==> flow/design.v <==
module sw(i0, i1, i2, i3, o0, o1, o2, o3, clk, rst);
  input clk, rst;
  input [9:0] i0, i1, i2, i3;
  output [9:0] o0, o1, o2, o3;
	wire [9:0] co0, co1, co2, co3;  
	wire [3:0] req0, req1, req2, req3;  
	ib ib0(i0, co0, req0, ack0, full0, clk, rst);
	ib ib1(i1, co1, req1, ack1, full1, clk, rst);
	ib ib2(i2, co2, req2, ack2, full2, clk, rst);
	ib ib3(i3, co3, req3, ack3, full3, clk, rst);
	ackor ackor0(ack00, ack10, ack20, ack30, ack0);
	ackor ackor1(ack01, ack11, ack21, ack31, ack1);
	ackor ackor2(ack02, ack12, ack22, ack32, ack2);
	ackor ackor3(ack03, ack13, ack23, ack33, ack3);
	arb arb0(req0[0], req1[0], req2[0], req3[0], ack00, ack01, ack02, ack03, clk, rst);
	arb arb1(req0[1], req1[1], req2[1], req3[1], ack10, ack11, ack12, ack13, clk, rst);
	arb arb2(req0[2], req1[2], req2[2], req3[2], ack20, ack21, ack22, ack23, clk, rst);
	arb arb3(req0[3], req1[3], req2[3], req3[3], ack30, ack31, ack32, ack33, clk, rst);
	cb cb(co0, co1, co2, co3, o0, o1, o2, o3,
		{ack03, ack02, ack01, ack00}, {ack13, ack12, ack11, ack10},
		{ack23, ack22, ack21, ack20}, {ack33, ack32, ack31, ack30});
endmodule
module ib(pkti, pkto, req, ack, full, clk, rst);
  input ack, clk, rst;
  input [9:0] pkti;
  output full;
  output [9:0] pkto;
  output [3:0] req;
	wire [3:0] reqi;
	mkwe mkwe(pkti, we);  
	fifo fifo(pkti, we, full, pkto, re, empty, clk, rst);
	isbm isbm(pkto[9:8], re, empty, reqi, req, ack, clk, rst);
	mkreq mkreq(pkto, reqi, clk, rst);
endmodule
module isbm(cmd, re, empty, reqi, req_out, ack, clk, rst);
  input clk, rst, empty, ack;
  input [1:0] cmd;
  input [3:0] reqi;
  output re;
  reg [3:0] req;
  reg [1:0] mode;
  localparam MODE_WAIT_HEAD = 2'b00;
  localparam MODE_WAIT_ACK = 2'b01;
  localparam MODE_WAIT_TAIL = 2'b10;
  localparam CMD_HEAD = 2'b10;
  localparam CMD_TAIL = 2'b11;
  output [3:0] req_out;
  assign req_out = req;
  assign re = ack;
  always @(posedge clk) begin
    if (rst) begin
      mode <= MODE_WAIT_HEAD;
      req <= 0;
    end else begin
      if (mode == MODE_WAIT_HEAD && !empty && cmd == CMD_HEAD) begin
        mode <= MODE_WAIT_ACK;
        req <= reqi;
      end else if (mode == MODE_WAIT_ACK && ack) begin
        mode <= MODE_WAIT_TAIL;
      end else if (mode == MODE_WAIT_TAIL && !empty && cmd == CMD_TAIL) begin
        mode <= MODE_WAIT_HEAD;
        req <= 0;
      end else begin
      end
    end
  end
endmodule
module fifo(in, we, full, out, re, empty, clk, rst);
  input clk, rst, we, re;
  input [9:0] in;
  output [9:0] out;
  output empty, full;
  reg [4:0] head, tail;
  reg [9:0] buffer [0:16];  
  wire [4:0] next_head;
  wire [4:0] next_tail;
  assign out = empty ? {(9+1){1'b0}} : buffer[head];
  assign next_head = (head + 1) % 17;
  assign next_tail = (tail + 1) % 17;
  assign empty = (head == tail);
  assign full = (next_tail == head);
  integer i;
  always @(posedge clk) begin
    if (rst) begin
      head <= 0;
      tail <= 0;
      for (i = 0; i <= 16; i++) begin
        buffer[i] = 0;
      end
    end else begin
      if (we & !full) begin
        buffer[tail] <= in;
        tail <= next_tail;
      end
      if (re & !empty) begin
        head <= next_head;
      end
    end
  end
endmodule
module mkreq(pkt, req, clk, rst);
  input clk, rst;
  input [9:0] pkt;
  output [3:0] req;
  assign req = pkt[9:8] == 2'b10 ? (1 << pkt[1:0]) : 0;
endmodule
module mkwe (pkt, we);
  input [9:0] pkt;
  output we;
  assign we = pkt[9:8] != 0;
endmodule
module arb (req0, req1, req2, req3, ack0, ack1, ack2, ack3, clk, rst);
  input clk, rst;
  input req0, req1, req2, req3;  
  output ack0, ack1, ack2, ack3;  
  reg [3:0] lead;  
  reg [2:0] ack;  
  wire [3:0] first, second, third, forth;
  wire [3:0] reqs;
  assign first = lead;
  assign second = (lead + 1) % 4;
  assign third = (lead + 2) % 4;
  assign forth = (lead + 3) % 4;
  assign reqs = {req3, req2, req1, req0};
  assign ack0 = (req0 && ack == 1);
  assign ack1 = (req1 && ack == 2);
  assign ack2 = (req2 && ack == 3);
  assign ack3 = (req3 && ack == 4);
  always @(posedge clk) begin
    if (rst) begin
      lead <= 0;
      ack <= 0;
    end else begin
      if (ack != 0) begin
        if ((ack == 1 && !req0) || (ack == 2 && !req1) || (ack == 3 && !req2) || (ack == 4 && !req3)) begin
          ack <= 0;
        end
      end else begin
        if (reqs[first]) begin
          ack <= first + 1;
          lead <= (lead + 1) % 4;
        end else if (reqs[second]) begin
          ack <= second + 1;
          lead <= (lead + 1) % 4;
        end else if (reqs[third]) begin
          ack <= third + 1;
          lead <= (lead + 1) % 4;
        end else if (reqs[forth]) begin
          ack <= forth + 1;
          lead <= (lead + 1) % 4;
        end else begin
        end
      end
    end
  end
endmodule
module cb(i0, i1, i2, i3, o0, o1, o2, o3, d0, d1, d2, d3);
  input [9:0] i0, i1, i2, i3;
  input [3:0] d0, d1, d2, d3;
  output [9:0] o0, o1, o2, o3;
  cbsel cbsel0(i0, i1, i2, i3, o0, d0);
  cbsel cbsel1(i0, i1, i2, i3, o1, d1);
  cbsel cbsel2(i0, i1, i2, i3, o2, d2);
  cbsel cbsel3(i0, i1, i2, i3, o3, d3);
endmodule
module cbsel (in0, in1, in2, in3, out, port);
  input [9:0] in0, in1, in2, in3;
  input [3:0] port;
  output[9:0] out;
  assign out = (port == 4'b0000) ? 0 :
               (port == 4'b0001) ? in0 :
               (port == 4'b0010) ? in1 :
               (port == 4'b0100) ? in2 :
               (port == 4'b1000) ? in3 :
               9'bx;
endmodule
module ackor (ack0, ack1, ack2, ack3, ack);
  input ack0, ack1, ack2, ack3;
  output ack;
  assign ack = ack0 || ack1 || ack2 || ack3;
endmodule
# == From RTL to reports: sw ==
# Tool output for the design above, in the order of the flow.
# Lines are those of the file above, counted from 1.
# Cell names lack the library's common part.
# Not given: --
# setup
design,sw
clock,clk
library,sky130hd
lib_corner,tt_025C_1v80

# == Word level ==
# Yosys after proc, flatten, opt, wreduce and memory -nomap, before mapping. Print and check cells are not counted. Equal cells are merged and count once.
# Memory sizes are those after Yosys's memory passes, which may raise the word count (mostly to a power of two), join words into wider ones and drop unused or constant bits.
# bits
ram_bits,1280
wordCells,445
memories,4
inputBits,42
regBits,92
output_inout_bits,40
# mem_list
memory,words,word_bits,line_no,source
ib0.fifo.buffer,32,10,74,reg [9:0] buffer [0:16];
ib1.fifo.buffer,32,10,74,
ib2.fifo.buffer,32,10,74,
ib3.fifo.buffer,32,10,74,
# op_classes
n_addsub,32
eq_ne,64
bitwise,12
div_mod_pow,8
shift,20
muxes,125
n_reduce_logical,152
# ops
cell,count
remainder unit 32 x 5 -> 32 bit (second input constant),8
2-to-1 mux 10 bit,32
2-to-1 mux 4 bit,32
2-to-1 mux 5 bit,16
2-to-1 mux 3 bit,24
logical AND 1 bit,52
variable part select 4 x 2 -> 1 bit,12
adder 5 x 1 -> 6 bit (second input constant),8
equality test 5 bit,8
adder 2 x 1 -> 3 bit (second input constant),12
logical OR 1 bit,24
zero test 1 bit,24
equality test 2 bit (second input constant),12
AND reduction 2 bit,12
nonzero test 2 bit,12
equality test 3 x 2 -> 1 bit (second input constant),8
nonzero test 3 bit,8
nonzero test 5 bit,4
adder 2 bit (second input constant),8
!= test 2 bit (second input constant),8
<< shifter 2 x 2 -> 4 bit (first input constant),4
equality test 4 x 1 -> 1 bit (second input constant),4
equality test 4 x 2 -> 1 bit (second input constant),4
equality test 4 x 3 -> 1 bit (second input constant),4
equality test 4 bit (second input constant),4
variable part select 4 x 4 -> 1 bit,4
zero test 4 bit,4
nonzero test 4 bit,4
# Not listed: further kinds 10, cells in them 57.

# == Depth ==
# Longest topological path by Yosys (ltp), each cell counted once; first at word level (registers and memories cut), then after technology mapping (sequential cells cut; the memories' decode and read muxes count).
# depth
depth_word,8
abc_area,1
ltp_mapped,29
mapped_depth_nobuf,27

# == Synthesis result ==
# The flow's flattened synthesis, as Yosys stat reports it; memories are mapped. The netlist is that of the ABC_AREA named above (0 if unset); the other value can give another one.
# Totals and module areas in this step are rounded.
# by_type
type,count,type_area_um2
edfxtp_1,1280,3.84E+04
nor2_1,1476,5.54E+03
o21ai_0,703,3.52E+03
dfxtp_1,108,2.16E+03
o221ai_1,243,2.13E+03
nand2_1,482,1.81E+03
nand3_1,302,1511.45
clkbuf_1,325,1219.92
inv_1,265,994.704
ha_1,76,950.912
o211ai_1,94,705.677
a21oi_1,124,620.595
mux2i_1,58,580.557
o22ai_1,66,412.896
nand4_2,31,387.872
buf_4,46,345.331
nor2_2,52,325.312
xor2_1,34,297.786
# Other cell types: 44; their cells: 430.
# synth_totals
ffs,1388
seqArea_um2,40600
synth_area_um2,65000
buffers,451
mapped_cells,6195

# == Timing after synthesis ==
# Source: OpenSTA report_checks on the synthesized netlist (no wires, ideal clock, input and output delay 20% of the period each), path of least setup slack; recovery checks are left aside. Register names are those of the netlist, which keeps one name where synthesis merged equal registers.
# synth_path
kind,register to register
start,reg ib2.fifo.tail[0]
end,mem (no name shown)
tclk_ns,6.0
t_required_ns,5.610
setup_slack_ns,1.931
n_path_buf,2
launch_ns,0.000
t_arrival_ns,3.679
stages,20
setup_time_ns,0.390
path_delay_ns,4.069
period_less_setup_slack_ns,4.069
# "path_delay_ns" = arrival - input delay + setup time.
# "stages" counts driving pins, that of a launching flip-flop among them; a cell with two outputs on the path counts twice.
# "period_less_setup_slack_ns" is the clock period less the worst setup slack; recovery checks do not enter. This is arithmetic on one report: input and output delays are still those of the set period (20% each).
# The rows between start and end are the longest chain of elaborated cells between them; the timing report does not say that the signal goes this way. Where chains are equally long, one stands for them.
# Each line given opens the expression or statement behind the cell; cells for indexed reads and writes are added by Yosys, which also makes memories of some case tables.
# The path ends at the enable pin of a flip-flop; only ways to that pin are counted.
# synth_via
path_cell_list,dfxtp_1 > buf_2 > inv_1 > ha_1 > ha_1 > o2111ai_2 > nand2_4 > xor2_2 > ha_1 > nand4_1 > nand2_1 > nand2_1 > nand2_1 > nand2_1 > nor2_1 > nor2_1 > nand2_4 > nand3_2 > buf_2 > nor3_1
elab_chain_cells,7
cells_between,9
cone_lines,4
classes_between,1 x add/sub; 1 x div; 1 x eq/ne; 4 x mux; 1 x logic; 1 x reduce/logical
# synth_lines
item,line_no,source
"start, declared",73,"reg [4:0] head, tail;"
"start, assigned",86,tail <= 0;
"start, assigned",93,tail <= next_tail;
adder 5 x 1 -> 6 bit,79,assign next_tail = (tail + 1) % 17;
remainder unit 32 x 5 -> 32 bit,79,
equality test 5 bit,81,assign full = (next_tail == head);
zero test 1 bit,91,if (we & !full) begin
AND 1 bit,91,
2-to-1 mux 5 bit,91,
2-to-1 mux 5 bit,84,if (rst) begin

# == Timing after layout ==
# Path of least setup slack in the final report of run B (OpenROAD, finished layout, wires in). Where an end is a register, its clock arrival counts in the times.
# layout_path
kind,register to output
start,reg (no name shown)
end,out o2[0]
t_arrival_ns,4.60
t_required_ns,4.80
output_delay_ns,1.20
tclk_ns,6.0
setup_slack_ns,0.20
stages,13
launch_ns,0.80
n_path_buf,3
# layout_via
path_cell_list,dfxtp_2 > inv_2 > buf_12 > o21ai_0 > o221ai_1 > o211ai_1 > nand3_1 > nand3_1 > inv_1 > a221oi_1 > a21oi_1 > buf_4 > clkdlybuf4s50_1
# layout_lines
item,line_no,source
"end, declared",4,"output [9:0] o0, o1, o2, o3;"
# Chain of elaborated cells between the ends: none given.

Measured results for sw: 3 stored runs of the Yosys and OpenROAD flow on sky130hd. The settings differ; the order carries no meaning. The constraints put input and output delay at 20% of the set period each and load the outputs with 0.01 pF.
"achieved_clock_period_ns" means the clock period less the worst setup slack. The figure is calculated, with input and output delays left at 20% of the set period.
By "critical_path_time_ns" is meant the share of the clock period that the worst setup path is allowed (20% is reserved at inputs, 20% at outputs), minus its slack. Clock arrival times at its registers enter into it.
"fin_power_w": no workload was simulated; the value follows from the tool's default switching activity.
Measured values are rounded.

Run A, flow files:
==> flow/run.sh <==
#!/bin/bash
# the make line also repeats the synthesis and layout settings of config.mk as NAME=value (left out here)
make -C /OpenROAD-flow-scripts/flow DESIGN_CONFIG=/design/flow/config.mk WORK_HOME=/design/flow/orfs CLKGATE_MAP_FILE= finish
==> flow/config.mk <==
export PLATFORM = sky130hd
export DESIGN_NAME = sw
export DESIGN_NICKNAME = sw
export VERILOG_FILES = /design/flow/design.v
export SDC_FILE = /design/flow/constraint.sdc
export NUM_CORES = 4
export LEC_CHECK = 0
export ABC_AREA = 0
export CAP_MARGIN = 10
export CELL_PAD_IN_SITES_DETAIL_PLACEMENT = 2
export CELL_PAD_IN_SITES_GLOBAL_PLACEMENT = 1
export CORE_ASPECT_RATIO = 0.54
export CORE_MARGIN = 4
export CORE_UTILIZATION = 56
export CTS_CLUSTER_DIAMETER = 247
export CTS_CLUSTER_SIZE = 17
export GPL_TIMING_DRIVEN = 0
export HOLD_SLACK_MARGIN = 0.13
export MAX_ROUTING_LAYER = met5
export PLACE_DENSITY_LB_ADDON = 0.22
export SLEW_MARGIN = 20
export TNS_END_PERCENT = 15
==> flow/constraint.sdc <==
create_clock -name core_clock -period 5.23 [get_ports {clk}]
set_input_delay 1.0460 -clock core_clock [delete_from_list [all_inputs] [get_ports {clk}]]
set_output_delay 1.0460 -clock core_clock [all_outputs]
set_load 0.01 [all_outputs]

Run A: no final report: placement broke off with DPL-0033

Run B, flow files:
==> flow/run.sh <==
#!/bin/bash
# the make line also repeats the synthesis and layout settings of config.mk as NAME=value (left out here)
make -C /OpenROAD-flow-scripts/flow DESIGN_CONFIG=/design/flow/config.mk WORK_HOME=/design/flow/orfs CLKGATE_MAP_FILE= finish
==> flow/config.mk <==
export PLATFORM = sky130hd
export DESIGN_NAME = sw
export DESIGN_NICKNAME = sw
export VERILOG_FILES = /design/flow/design.v
export SDC_FILE = /design/flow/constraint.sdc
export NUM_CORES = 4
export LEC_CHECK = 0
export ABC_AREA = 1
export CAP_MARGIN = 20
export CORE_MARGIN = 2
export CORE_UTILIZATION = 52
export HOLD_SLACK_MARGIN = 0.12
export PLACE_DENSITY = 0.6
export SLEW_MARGIN = 20
==> flow/constraint.sdc <==
create_clock -name core_clock -period 6.0 [get_ports {clk}]
set_input_delay 1.2000 -clock core_clock [delete_from_list [all_inputs] [get_ports {clk}]]
set_output_delay 1.2000 -clock core_clock [all_outputs]
set_load 0.01 [all_outputs]

==> results of run B, as CSV <==
result,value
final_setup_tns_ns,0.000
final_stdcell_area_um2,72260
design_die_area_um2,127900
critical_path_time_ns,4.60
critical_path_type,"register to output"
fin_power_w,0.02654
ys_area_um2,65000
layout_utilization_pct,58.4
achieved_clock_period_ns,5.801
worst_setup_slack_ns,0.199
fin_hold_ws_ns,0.467

Run C, flow files:
==> flow/run.sh <==
#!/bin/bash
# the make line also repeats the synthesis and layout settings of config.mk as NAME=value (left out here)
make -C /OpenROAD-flow-scripts/flow DESIGN_CONFIG=/design/flow/config.mk WORK_HOME=/design/flow/orfs CLKGATE_MAP_FILE= finish
==> flow/config.mk <==
export PLATFORM = sky130hd
export DESIGN_NAME = sw
export DESIGN_NICKNAME = sw
export VERILOG_FILES = /design/flow/design.v
export SDC_FILE = /design/flow/constraint.sdc
export NUM_CORES = 4
export LEC_CHECK = 0
export ABC_AREA = 1
export CAP_MARGIN = 35
export CELL_PAD_IN_SITES_DETAIL_PLACEMENT = 2
export CELL_PAD_IN_SITES_GLOBAL_PLACEMENT = 1
export CORE_ASPECT_RATIO = 1.18
export CORE_MARGIN = 3
export CORE_UTILIZATION = 51
export CTS_CLUSTER_SIZE = 13
export GPL_ROUTABILITY_DRIVEN = 0
export GPL_TIMING_DRIVEN = 0
export MAX_ROUTING_LAYER = met5
export MIN_ROUTING_LAYER = met2
export PLACE_DENSITY = 0.6
export SLEW_MARGIN = 20
==> flow/constraint.sdc <==
create_clock -name core_clock -period 6.0 [get_ports {clk}]
set_input_delay 1.2000 -clock core_clock [delete_from_list [all_inputs] [get_ports {clk}]]
set_output_delay 1.2000 -clock core_clock [all_outputs]
set_load 0.01 [all_outputs]

Run C: no final report: placement broke off with DPL-0033
